==> flow/design.v <==
module Cfu (
    input               cmd_valid,
    output              cmd_ready,
    input      [9:0]    cmd_payload_function_id,
    input      [31:0]   cmd_payload_inputs_0,
    input      [31:0]   cmd_payload_inputs_1,
    output reg          rsp_valid,
    input               rsp_ready,
    output reg [31:0]   rsp_payload_outputs_0,
    input               reset,
    input               clk
);
    wire signed [15:0] prod_0, prod_1, prod_2, prod_3;
    assign prod_0 = ($signed(cmd_payload_inputs_0[7:0])) * $signed(cmd_payload_inputs_1[7:0]);
    assign prod_1 = ($signed(cmd_payload_inputs_0[15:8])) * $signed(cmd_payload_inputs_1[15:8]);
    assign prod_2 = ($signed(cmd_payload_inputs_0[23:16])) * $signed(cmd_payload_inputs_1[23:16]);
    assign prod_3 = ($signed(cmd_payload_inputs_0[31:24])) * $signed(cmd_payload_inputs_1[31:24]);
    wire signed [31:0] sum_prods;
    assign sum_prods = prod_0 + prod_1 + prod_2 + prod_3;
    assign cmd_ready = ~rsp_valid;   
    always @(posedge clk) begin
        if (reset) begin
            rsp_payload_outputs_0 <= 32'b0;
            rsp_valid <= 1'b0;
        end else if (rsp_valid) begin
                rsp_valid <= ~rsp_ready;
            end else if (cmd_valid) begin
                    rsp_valid <= 1'b1;
                    rsp_payload_outputs_0 <= |cmd_payload_function_id[9:3]
                        ? 32'b0
                        : rsp_payload_outputs_0 + sum_prods;
                end
            end
endmodule
==> reports on Cfu <==
Step by step through the tools: Cfu
Tool output for the design above before and after an edit, in the order of the flow.
Lines under "orig" count in the file above, lines under "edited" in the edited file.
"delta" is "edited" less "orig", of the values as shown; "change_rel_pct" is that difference over "orig", in percent.
Library cell names are shortened.
{"block": "setup", "design": "Cfu", "clock": "clk", "lib": "sky130hd", "corner": "tt_025C_1v80"}

Diff
The edit as a unified diff against the file above.
The edit is scripted: it alters the design's behaviour and was not made to optimise anything.
begin of diff
@@ -25,5 +25,5 @@
         end else if (rsp_valid) begin
                 rsp_valid <= ~rsp_ready;
-            end else if (cmd_valid) begin
+            end else begin
                     rsp_valid <= 1'b1;
                     rsp_payload_outputs_0 <= |cmd_payload_function_id[9:3]
end of diff

After elaboration
Yosys after proc, flatten, opt, wreduce and memory -nomap, before mapping. Enables and synchronous resets that opt folds into registers are not counted as muxes. Memory bits, and registers merged into a memory's read port (data or address), are not among the register bits. Print and check cells are not counted. Equal cells are merged and count once.
{"block": "word_totals", "element": "word_cells", "orig": 17, "edited": 15, "delta": -2, "change_rel_pct": -11.76}
{"block": "word_totals", "element": "regBits", "orig": 33, "edited": 33, "delta": 0, "change_rel_pct": 0.00}
{"block": "word_totals", "element": "output_inout_bits", "orig": 34, "edited": 34, "delta": 0, "change_rel_pct": 0.00}
{"block": "op_classes", "element": "multipliers", "orig": 4, "edited": 4, "delta": 0, "change_rel_pct": 0.00}
{"block": "op_classes", "element": "n_logic", "orig": 2, "edited": 2, "delta": 0, "change_rel_pct": 0.00}
{"block": "op_classes", "element": "reduce_logical", "orig": 2, "edited": 1, "delta": -1, "change_rel_pct": -50.00}
{"block": "op_classes", "element": "muxes", "orig": 3, "edited": 2, "delta": -1, "change_rel_pct": -33.33}
{"block": "op_classes", "element": "add_sub_neg", "orig": 4, "edited": 4, "delta": 0, "change_rel_pct": 0.00}
{"block": "ops", "operator": "1-bit 2-to-1 mux", "orig": 2, "edited": 1, "delta": -1, "change_rel_pct": -50.00}
{"block": "ops", "operator": "2-bit AND reduction", "orig": 1, "edited": 0, "delta": -1, "change_rel_pct": -100.00}
{"block": "ops", "operator": "8-bit by 8-bit multiplier with 16-bit output", "orig": 4, "edited": 4, "delta": 0, "change_rel_pct": 0.00}
{"block": "ops", "operator": "1-bit inverter", "orig": 2, "edited": 2, "delta": 0, "change_rel_pct": 0.00}
{"block": "ops", "operator": "16-bit by 16-bit adder with 17-bit output", "orig": 1, "edited": 1, "delta": 0, "change_rel_pct": 0.00}
{"block": "ops", "operator": "17-bit by 16-bit adder with 18-bit output", "orig": 1, "edited": 1, "delta": 0, "change_rel_pct": 0.00}
{"block": "ops", "operator": "18-bit by 16-bit adder with 19-bit output", "orig": 1, "edited": 1, "delta": 0, "change_rel_pct": 0.00}
{"block": "ops", "operator": "32-bit adder", "orig": 1, "edited": 1, "delta": 0, "change_rel_pct": 0.00}
{"block": "ops", "operator": "32-bit 2-to-1 mux", "orig": 1, "edited": 1, "delta": 0, "change_rel_pct": 0.00}
{"block": "ops", "operator": "7-bit OR reduction", "orig": 1, "edited": 1, "delta": 0, "change_rel_pct": 0.00}

Logic depth
Yosys ltp: most cells in a row. Word level: on the elaborated netlist, between registers, memories and ports. Mapped: between sequential cells and ports; inverters and the memories' decode and read muxes count.
{"block": "depth", "element": "ltp_word", "orig": 6, "edited": 6, "delta": 0, "change_rel_pct": 0.00}
{"block": "depth", "element": "ABC_AREA", "orig": "0", "edited": "0"}
{"block": "depth", "element": "depth_mapped", "orig": 37, "edited": 39, "delta": 2, "change_rel_pct": 5.41}
{"block": "depth", "element": "ltp_nobuf", "orig": 37, "edited": 39, "delta": 2, "change_rel_pct": 5.41}

After synthesis
The flow's flattened synthesis, as Yosys stat reports it; memories are mapped. The netlist is that of the ABC_AREA named above (0 if unset); the other value can give another one.
{"block": "types", "cell_type": "nand2_1", "orig": 132, "edited": 119, "delta": -13, "change_rel_pct": -9.85}
{"block": "types", "cell_type": "inv_1", "orig": 389, "edited": 398, "delta": 9, "change_rel_pct": 2.31}
{"block": "types", "cell_type": "a21oi_1", "orig": 42, "edited": 35, "delta": -7, "change_rel_pct": -16.67}
{"block": "types", "cell_type": "o21ai_0", "orig": 21, "edited": 28, "delta": 7, "change_rel_pct": 33.33}
{"block": "types", "cell_type": "xnor2_1", "orig": 25, "edited": 31, "delta": 6, "change_rel_pct": 24.00}
{"block": "types", "cell_type": "nand3_1", "orig": 8, "edited": 2, "delta": -6, "change_rel_pct": -75.00}
{"block": "types", "cell_type": "o21ai_1", "orig": 2, "edited": 7, "delta": 5, "change_rel_pct": 250.00}
{"block": "types", "cell_type": "and2_1", "orig": 139, "edited": 136, "delta": -3, "change_rel_pct": -2.16}
{"block": "types", "cell_type": "a21o_1", "orig": 20, "edited": 17, "delta": -3, "change_rel_pct": -15.00}
{"block": "types", "cell_type": "nand2b_1", "orig": 17, "edited": 14, "delta": -3, "change_rel_pct": -17.65}
{"block": "types", "cell_type": "a22oi_1", "orig": 15, "edited": 18, "delta": 3, "change_rel_pct": 20.00}
{"block": "types", "cell_type": "xor2_1", "orig": 15, "edited": 18, "delta": 3, "change_rel_pct": 20.00}
{"block": "types", "cell_type": "or3_1", "orig": 6, "edited": 3, "delta": -3, "change_rel_pct": -50.00}
{"block": "types", "cell_type": "a21boi_1", "orig": 4, "edited": 1, "delta": -3, "change_rel_pct": -75.00}
{"block": "types", "cell_type": "a32oi_1", "orig": 3, "edited": 0, "delta": -3, "change_rel_pct": -100.00}
{"block": "types", "cell_type": "nor2_1", "orig": 44, "edited": 46, "delta": 2, "change_rel_pct": 4.55}
{"block": "types", "cell_type": "clkbuf_1", "orig": 9, "edited": 11, "delta": 2, "change_rel_pct": 22.22}
{"block": "types", "cell_type": "and3_1", "orig": 8, "edited": 6, "delta": -2, "change_rel_pct": -25.00}
The list need not be complete.
{"block": "synth_totals", "element": "cell_count", "orig": 1481, "edited": 1456, "delta": -25, "change_rel_pct": -1.69}
{"block": "synth_totals", "element": "flip_flops", "orig": 33, "edited": 33, "delta": 0, "change_rel_pct": 0.00}
{"block": "synth_totals", "element": "buffers", "orig": 10, "edited": 11, "delta": 1, "change_rel_pct": 10.00}
{"block": "synth_totals", "element": "synth_area_um2", "orig": 13795.7, "edited": 13656.8, "delta": -138.9, "change_rel_pct": -1.01}

Path before layout
Source: OpenSTA report_checks on the synthesized netlist (no wires, ideal clock, input and output delay 20% of the period each), path of least setup slack; recovery checks are left aside. Register names are those of the netlist, which keeps one name where synthesis merged equal registers.
{"block": "synth_timing", "element": "path_kind", "orig": "input to register", "edited": "input to register"}
{"block": "synth_timing", "element": "start", "orig": "input cmd_payload_inputs_1[8]", "edited": "input cmd_payload_inputs_1[24]"}
{"block": "synth_timing", "element": "end", "orig": "register rsp_payload_outputs_0[31]", "edited": "register rsp_payload_outputs_0[31]"}
{"block": "synth_timing", "element": "n_path_buf", "orig": 0, "edited": 0, "delta": 0}
{"block": "synth_timing", "element": "delay_ns", "orig": 8.336, "edited": 8.829, "delta": 0.493, "change_rel_pct": 5.91}
{"block": "synth_timing", "element": "launch_ns", "orig": 2.400, "edited": 2.400, "delta": 0.000, "change_rel_pct": 0.00}
{"block": "synth_timing", "element": "setup_slack_ns", "orig": 1.264, "edited": 0.771, "delta": -0.493}
{"block": "synth_timing", "element": "in_delay_ns", "orig": 2.400, "edited": 2.400, "delta": 0.000, "change_rel_pct": 0.00}
{"block": "synth_timing", "element": "driving_pins", "orig": 30, "edited": 33, "delta": 3, "change_rel_pct": 10.00}
{"block": "synth_timing", "element": "arrival_time_ns", "orig": 10.616, "edited": 11.160, "delta": 0.544, "change_rel_pct": 5.12}
{"block": "synth_timing", "element": "setup_time_ns", "orig": 0.120, "edited": 0.069, "delta": -0.051}
{"block": "synth_timing", "element": "period_ns", "orig": 12.0, "edited": 12.0, "delta": 0.0, "change_rel_pct": 0.00}
{"block": "synth_timing", "element": "synth_period_reached_ns", "orig": 10.736, "edited": 11.229, "delta": 0.493, "change_rel_pct": 4.59}
"delay_ns" is the arrival time less input delay plus setup time.
"driving_pins": output pins that drive a net of the path, with the launching flip-flop's if there is one; two outputs of one cell count as two.
"synth_period_reached_ns" is the clock period less the worst setup slack; recovery checks do not enter. This is arithmetic on one report: input and output delays are still those of the set period (20% each).
Between the ends stands the longest chain of elaborated cells between them, by number of cells; it is not shown to be the way that was timed. Of several equally long chains one is given.
Each line given opens the expression or statement behind the cell; cells for indexed reads and writes are added by Yosys, which also makes memories of some case tables.
{"block": "synth_via_orig", "path_cell_list": "and2_1 > inv_1 > fa_1 > fa_1 > inv_1 > fa_1 > fa_1 > fa_1 > fa_1 > fa_1 > inv_1 > fa_1 > inv_1 > ha_1 > nor3_1 > or3_1 > o211ai_2 > a311o_1 > a21oi_2 > xnor2_1 > ha_1 > a21o_1 > a211o_1 > o22ai_1 > inv_1 > nand3_1 > a21oi_1 > or3_1 > and3_1 > a211o_1", "elab_chain_cells": 6, "cone_cells": 6, "classes_between": "add/sub (4); mul (1); mux (1)"}
{"block": "synth_rtl_orig", "element": "start, declared", "line_no": 6, "rtl": "input      [31:0]   cmd_payload_inputs_1,"}
{"block": "synth_rtl_orig", "element": "8-bit by 8-bit multiplier with 16-bit output", "line_no": 15, "rtl": "assign prod_1 = ($signed(cmd_payload_inputs_0[15:8])) * $signed(cmd_payload_inputs_1[15:8]);"}
{"block": "synth_rtl_orig", "element": "16-bit by 16-bit adder with 17-bit output", "line_no": 19, "rtl": "assign sum_prods = prod_0 + prod_1 + prod_2 + prod_3;"}
{"block": "synth_rtl_orig", "element": "17-bit by 16-bit adder with 18-bit output", "line_no": 19}
{"block": "synth_rtl_orig", "element": "18-bit by 16-bit adder with 19-bit output", "line_no": 19}
{"block": "synth_rtl_orig", "element": "32-bit adder", "line_no": 31, "rtl": ": rsp_payload_outputs_0 + sum_prods;"}
{"block": "synth_rtl_orig", "element": "32-bit 2-to-1 mux", "line_no": 29, "rtl": "rsp_payload_outputs_0 <= |cmd_payload_function_id[9:3]"}
{"block": "synth_rtl_orig", "element": "end, assigned", "line_no": 23, "rtl": "rsp_payload_outputs_0 <= 32'b0;"}
{"block": "synth_rtl_orig", "element": "end, assigned", "line_no": 29}
{"block": "synth_rtl_orig", "element": "end, declared", "line_no": 9, "rtl": "output reg [31:0]   rsp_payload_outputs_0,"}
{"block": "synth_via_edited", "path_cell_list": "nand2_1 > inv_1 > fa_1 > fa_1 > inv_1 > fa_1 > inv_1 > fa_1 > fa_1 > fa_1 > fa_1 > inv_1 > fa_1 > inv_1 > ha_1 > a21o_1 > a21o_1 > a41o_1 > o311a_4 > o31ai_4 > a21oi_2 > a31oi_2 > ha_1 > and4_1 > nor2b_1 > a221o_1 > a221oi_1 > o31ai_2 > a21oi_1 > o31ai_2 > xnor2_1 > or3_1 > o21ai_1", "elab_chain_cells": 4, "cone_cells": 4, "classes_between": "add/sub (2); mul (1); mux (1)"}
{"block": "synth_rtl_edited", "element": "start, declared", "line_no": 6, "rtl": "input      [31:0]   cmd_payload_inputs_1,"}
{"block": "synth_rtl_edited", "element": "8-bit by 8-bit multiplier with 16-bit output", "line_no": 17, "rtl": "assign prod_3 = ($signed(cmd_payload_inputs_0[31:24])) * $signed(cmd_payload_inputs_1[31:24]);"}
{"block": "synth_rtl_edited", "element": "18-bit by 16-bit adder with 19-bit output", "line_no": 19, "rtl": "assign sum_prods = prod_0 + prod_1 + prod_2 + prod_3;"}
{"block": "synth_rtl_edited", "element": "32-bit adder", "line_no": 31, "rtl": ": rsp_payload_outputs_0 + sum_prods;"}
{"block": "synth_rtl_edited", "element": "32-bit 2-to-1 mux", "line_no": 29, "rtl": "rsp_payload_outputs_0 <= |cmd_payload_function_id[9:3]"}
{"block": "synth_rtl_edited", "element": "end, assigned", "line_no": 23, "rtl": "rsp_payload_outputs_0 <= 32'b0;"}
{"block": "synth_rtl_edited", "element": "end, assigned", "line_no": 29}
{"block": "synth_rtl_edited", "element": "end, declared", "line_no": 9, "rtl": "output reg [31:0]   rsp_payload_outputs_0,"}

Timing after layout
From the final timing report of the runs of set A: the path of least setup slack in the routed layout; clock arrival at registers is part of the times.
{"block": "layout_timing", "element": "path_kind", "orig": "input to register", "edited": "input to register"}
{"block": "layout_timing", "element": "start", "orig": "input cmd_payload_inputs_1[24]", "edited": "input cmd_payload_inputs_0[30]"}
{"block": "layout_timing", "element": "end", "orig": "register rsp_payload_outputs_0[30]", "edited": "register rsp_payload_outputs_0[23]"}
{"block": "layout_timing", "element": "setup_time_ns", "orig": 0.09, "edited": 0.15, "delta": 0.06}
{"block": "layout_timing", "element": "driving_pins", "orig": 30, "edited": 34, "delta": 4, "change_rel_pct": 13.33}
{"block": "layout_timing", "element": "arrival_time_ns", "orig": 11.59, "edited": 11.68, "delta": 0.09, "change_rel_pct": 0.78}
{"block": "layout_timing", "element": "in_delay_ns", "orig": 2.40, "edited": 2.40, "delta": 0.00, "change_rel_pct": 0.00}
{"block": "layout_timing", "element": "n_path_buf", "orig": 1, "edited": 2, "delta": 1, "change_rel_pct": 100.00}
{"block": "layout_timing", "element": "setup_slack_ns", "orig": 0.60, "edited": 0.45, "delta": -0.15}
{"block": "layout_timing", "element": "period_ns", "orig": 12.0, "edited": 12.0, "delta": 0.0, "change_rel_pct": 0.00}
{"block": "layout_timing", "element": "launch_ns", "orig": 2.40, "edited": 2.40, "delta": 0.00, "change_rel_pct": 0.00}
Between the ends stands the longest chain of elaborated cells between them, by number of cells; it is not shown to be the way that was timed. Of several equally long chains one is given.
{"block": "layout_via_orig", "path_cell_list": "clkdlybuf4s50_1 > nand2_1 > fa_1 > fa_1 > fa_1 > fa_1 > inv_1 > fa_1 > fa_1 > fa_1 > fa_1 > ha_1 > nor2b_1 > o21ai_0 > a21boi_0 > o21ai_1 > a21oi_2 > o2111ai_1 > a31oi_2 > xor2_1 > ha_1 > and3_1 > and3_1 > nand2_1 > o211a_1 > a211o_1 > a21oi_1 > o211ai_1 > and3b_1 > o31ai_1", "elab_chain_cells": 4, "cone_cells": 4, "classes_between": "add/sub (2); mul (1); mux (1)"}
{"block": "layout_rtl_orig", "element": "start, declared", "line_no": 6, "rtl": "input      [31:0]   cmd_payload_inputs_1,"}
{"block": "layout_rtl_orig", "element": "8-bit by 8-bit multiplier with 16-bit output", "line_no": 17, "rtl": "assign prod_3 = ($signed(cmd_payload_inputs_0[31:24])) * $signed(cmd_payload_inputs_1[31:24]);"}
{"block": "layout_rtl_orig", "element": "18-bit by 16-bit adder with 19-bit output", "line_no": 19, "rtl": "assign sum_prods = prod_0 + prod_1 + prod_2 + prod_3;"}
{"block": "layout_rtl_orig", "element": "32-bit adder", "line_no": 31, "rtl": ": rsp_payload_outputs_0 + sum_prods;"}
{"block": "layout_rtl_orig", "element": "32-bit 2-to-1 mux", "line_no": 29, "rtl": "rsp_payload_outputs_0 <= |cmd_payload_function_id[9:3]"}
{"block": "layout_rtl_orig", "element": "end, assigned", "line_no": 23, "rtl": "rsp_payload_outputs_0 <= 32'b0;"}
{"block": "layout_rtl_orig", "element": "end, assigned", "line_no": 29}
{"block": "layout_rtl_orig", "element": "end, declared", "line_no": 9, "rtl": "output reg [31:0]   rsp_payload_outputs_0,"}
{"block": "layout_via_edited", "path_cell_list": "clkdlybuf4s50_1 > and2_1 > fa_1 > fa_1 > inv_1 > fa_1 > inv_1 > fa_1 > fa_1 > fa_1 > fa_1 > inv_1 > fa_1 > inv_1 > ha_1 > a21o_1 > a21o_1 > a41o_1 > o311a_4 > o31ai_4 > a21oi_2 > a31oi_4 > ha_1 > and4_1 > nor2b_1 > a221o_1 > a221oi_2 > o31ai_2 > buf_4 > a21o_1 > a21oi_1 > xnor2_1 > a22oi_1 > nor2_1", "elab_chain_cells": 4, "cone_cells": 4, "classes_between": "add/sub (2); mul (1); mux (1)"}
{"block": "layout_rtl_edited", "element": "start, declared", "line_no": 5, "rtl": "input      [31:0]   cmd_payload_inputs_0,"}
{"block": "layout_rtl_edited", "element": "8-bit by 8-bit multiplier with 16-bit output", "line_no": 17, "rtl": "assign prod_3 = ($signed(cmd_payload_inputs_0[31:24])) * $signed(cmd_payload_inputs_1[31:24]);"}
{"block": "layout_rtl_edited", "element": "18-bit by 16-bit adder with 19-bit output", "line_no": 19, "rtl": "assign sum_prods = prod_0 + prod_1 + prod_2 + prod_3;"}
{"block": "layout_rtl_edited", "element": "32-bit adder", "line_no": 31, "rtl": ": rsp_payload_outputs_0 + sum_prods;"}
{"block": "layout_rtl_edited", "element": "32-bit 2-to-1 mux", "line_no": 29, "rtl": "rsp_payload_outputs_0 <= |cmd_payload_function_id[9:3]"}
{"block": "layout_rtl_edited", "element": "end, assigned", "line_no": 23, "rtl": "rsp_payload_outputs_0 <= 32'b0;"}
{"block": "layout_rtl_edited", "element": "end, assigned", "line_no": 29}
{"block": "layout_rtl_edited", "element": "end, declared", "line_no": 9, "rtl": "output reg [31:0]   rsp_payload_outputs_0,"}

Flow runs
Both versions went through the flow (Yosys, OpenROAD) with the same settings in each pair. Constraints: input delay and output delay 20% of the set period each, output load 0.01 pF.
{"block": "settings_set_A", "period_ns": 12.0, "CAP_MARGIN": 20, "CORE_MARGIN": 2, "CORE_UTILIZATION": 40, "SLEW_MARGIN": 20}
{"block": "measured_set_A", "element": "hold_worst_slack_ns", "orig": 0.479, "edited": 0.475, "delta": -0.004}
{"block": "measured_set_A", "element": "synthArea_um2", "orig": 13795.7, "edited": 13656.8, "delta": -138.9, "change_rel_pct": -1.01}
{"block": "measured_set_A", "element": "total_negative_slack_ns", "orig": 0.000, "edited": 0.000, "delta": 0.000}
{"block": "measured_set_A", "element": "die_area_um2", "orig": 35991.8, "edited": 35636.0, "delta": -355.8, "change_rel_pct": -0.99}
{"block": "measured_set_A", "element": "period_reached_ns", "orig": 11.401, "edited": 11.548, "delta": 0.147, "change_rel_pct": 1.29}
{"block": "measured_set_A", "element": "final_setup_ws_ns", "orig": 0.599, "edited": 0.452, "delta": -0.147}
{"block": "measured_set_A", "element": "final_cell_area_um2", "orig": 15640.0, "edited": 15743.8, "delta": 103.8, "change_rel_pct": 0.66}
{"block": "settings_set_B", "CAP_MARGIN": 30, "CELL_PAD_IN_SITES_DETAIL_PLACEMENT": 0, "CELL_PAD_IN_SITES_GLOBAL_PLACEMENT": 1, "CORE_UTILIZATION": 41, "CTS_CLUSTER_DIAMETER": 231, "PLACE_DENSITY": 0.43, "period_ns": 8.29, "CORE_MARGIN": 2, "SLEW_MARGIN": 20}
{"block": "measured_set_B", "element": "hold_worst_slack_ns", "orig": 0.484, "edited": 0.473, "delta": -0.011}
{"block": "measured_set_B", "element": "synthArea_um2", "orig": 13795.7, "edited": 13656.8, "delta": -138.9, "change_rel_pct": -1.01}
{"block": "measured_set_B", "element": "total_negative_slack_ns", "orig": -19.424, "edited": -20.985, "delta": -1.561}
{"block": "measured_set_B", "element": "die_area_um2", "orig": 35131.9, "edited": 34786.0, "delta": -345.9, "change_rel_pct": -0.98}
{"block": "measured_set_B", "element": "period_reached_ns", "orig": 9.620, "edited": 9.922, "delta": 0.302, "change_rel_pct": 3.14}
{"block": "measured_set_B", "element": "final_setup_ws_ns", "orig": -1.330, "edited": -1.632, "delta": -0.302}
{"block": "measured_set_B", "element": "final_cell_area_um2", "orig": 18879.4, "edited": 18202.5, "delta": -676.9, "change_rel_pct": -3.59}
"period_reached_ns" = clock period - worst setup slack. The figure is calculated, with input and output delays left at 20% of the set period.
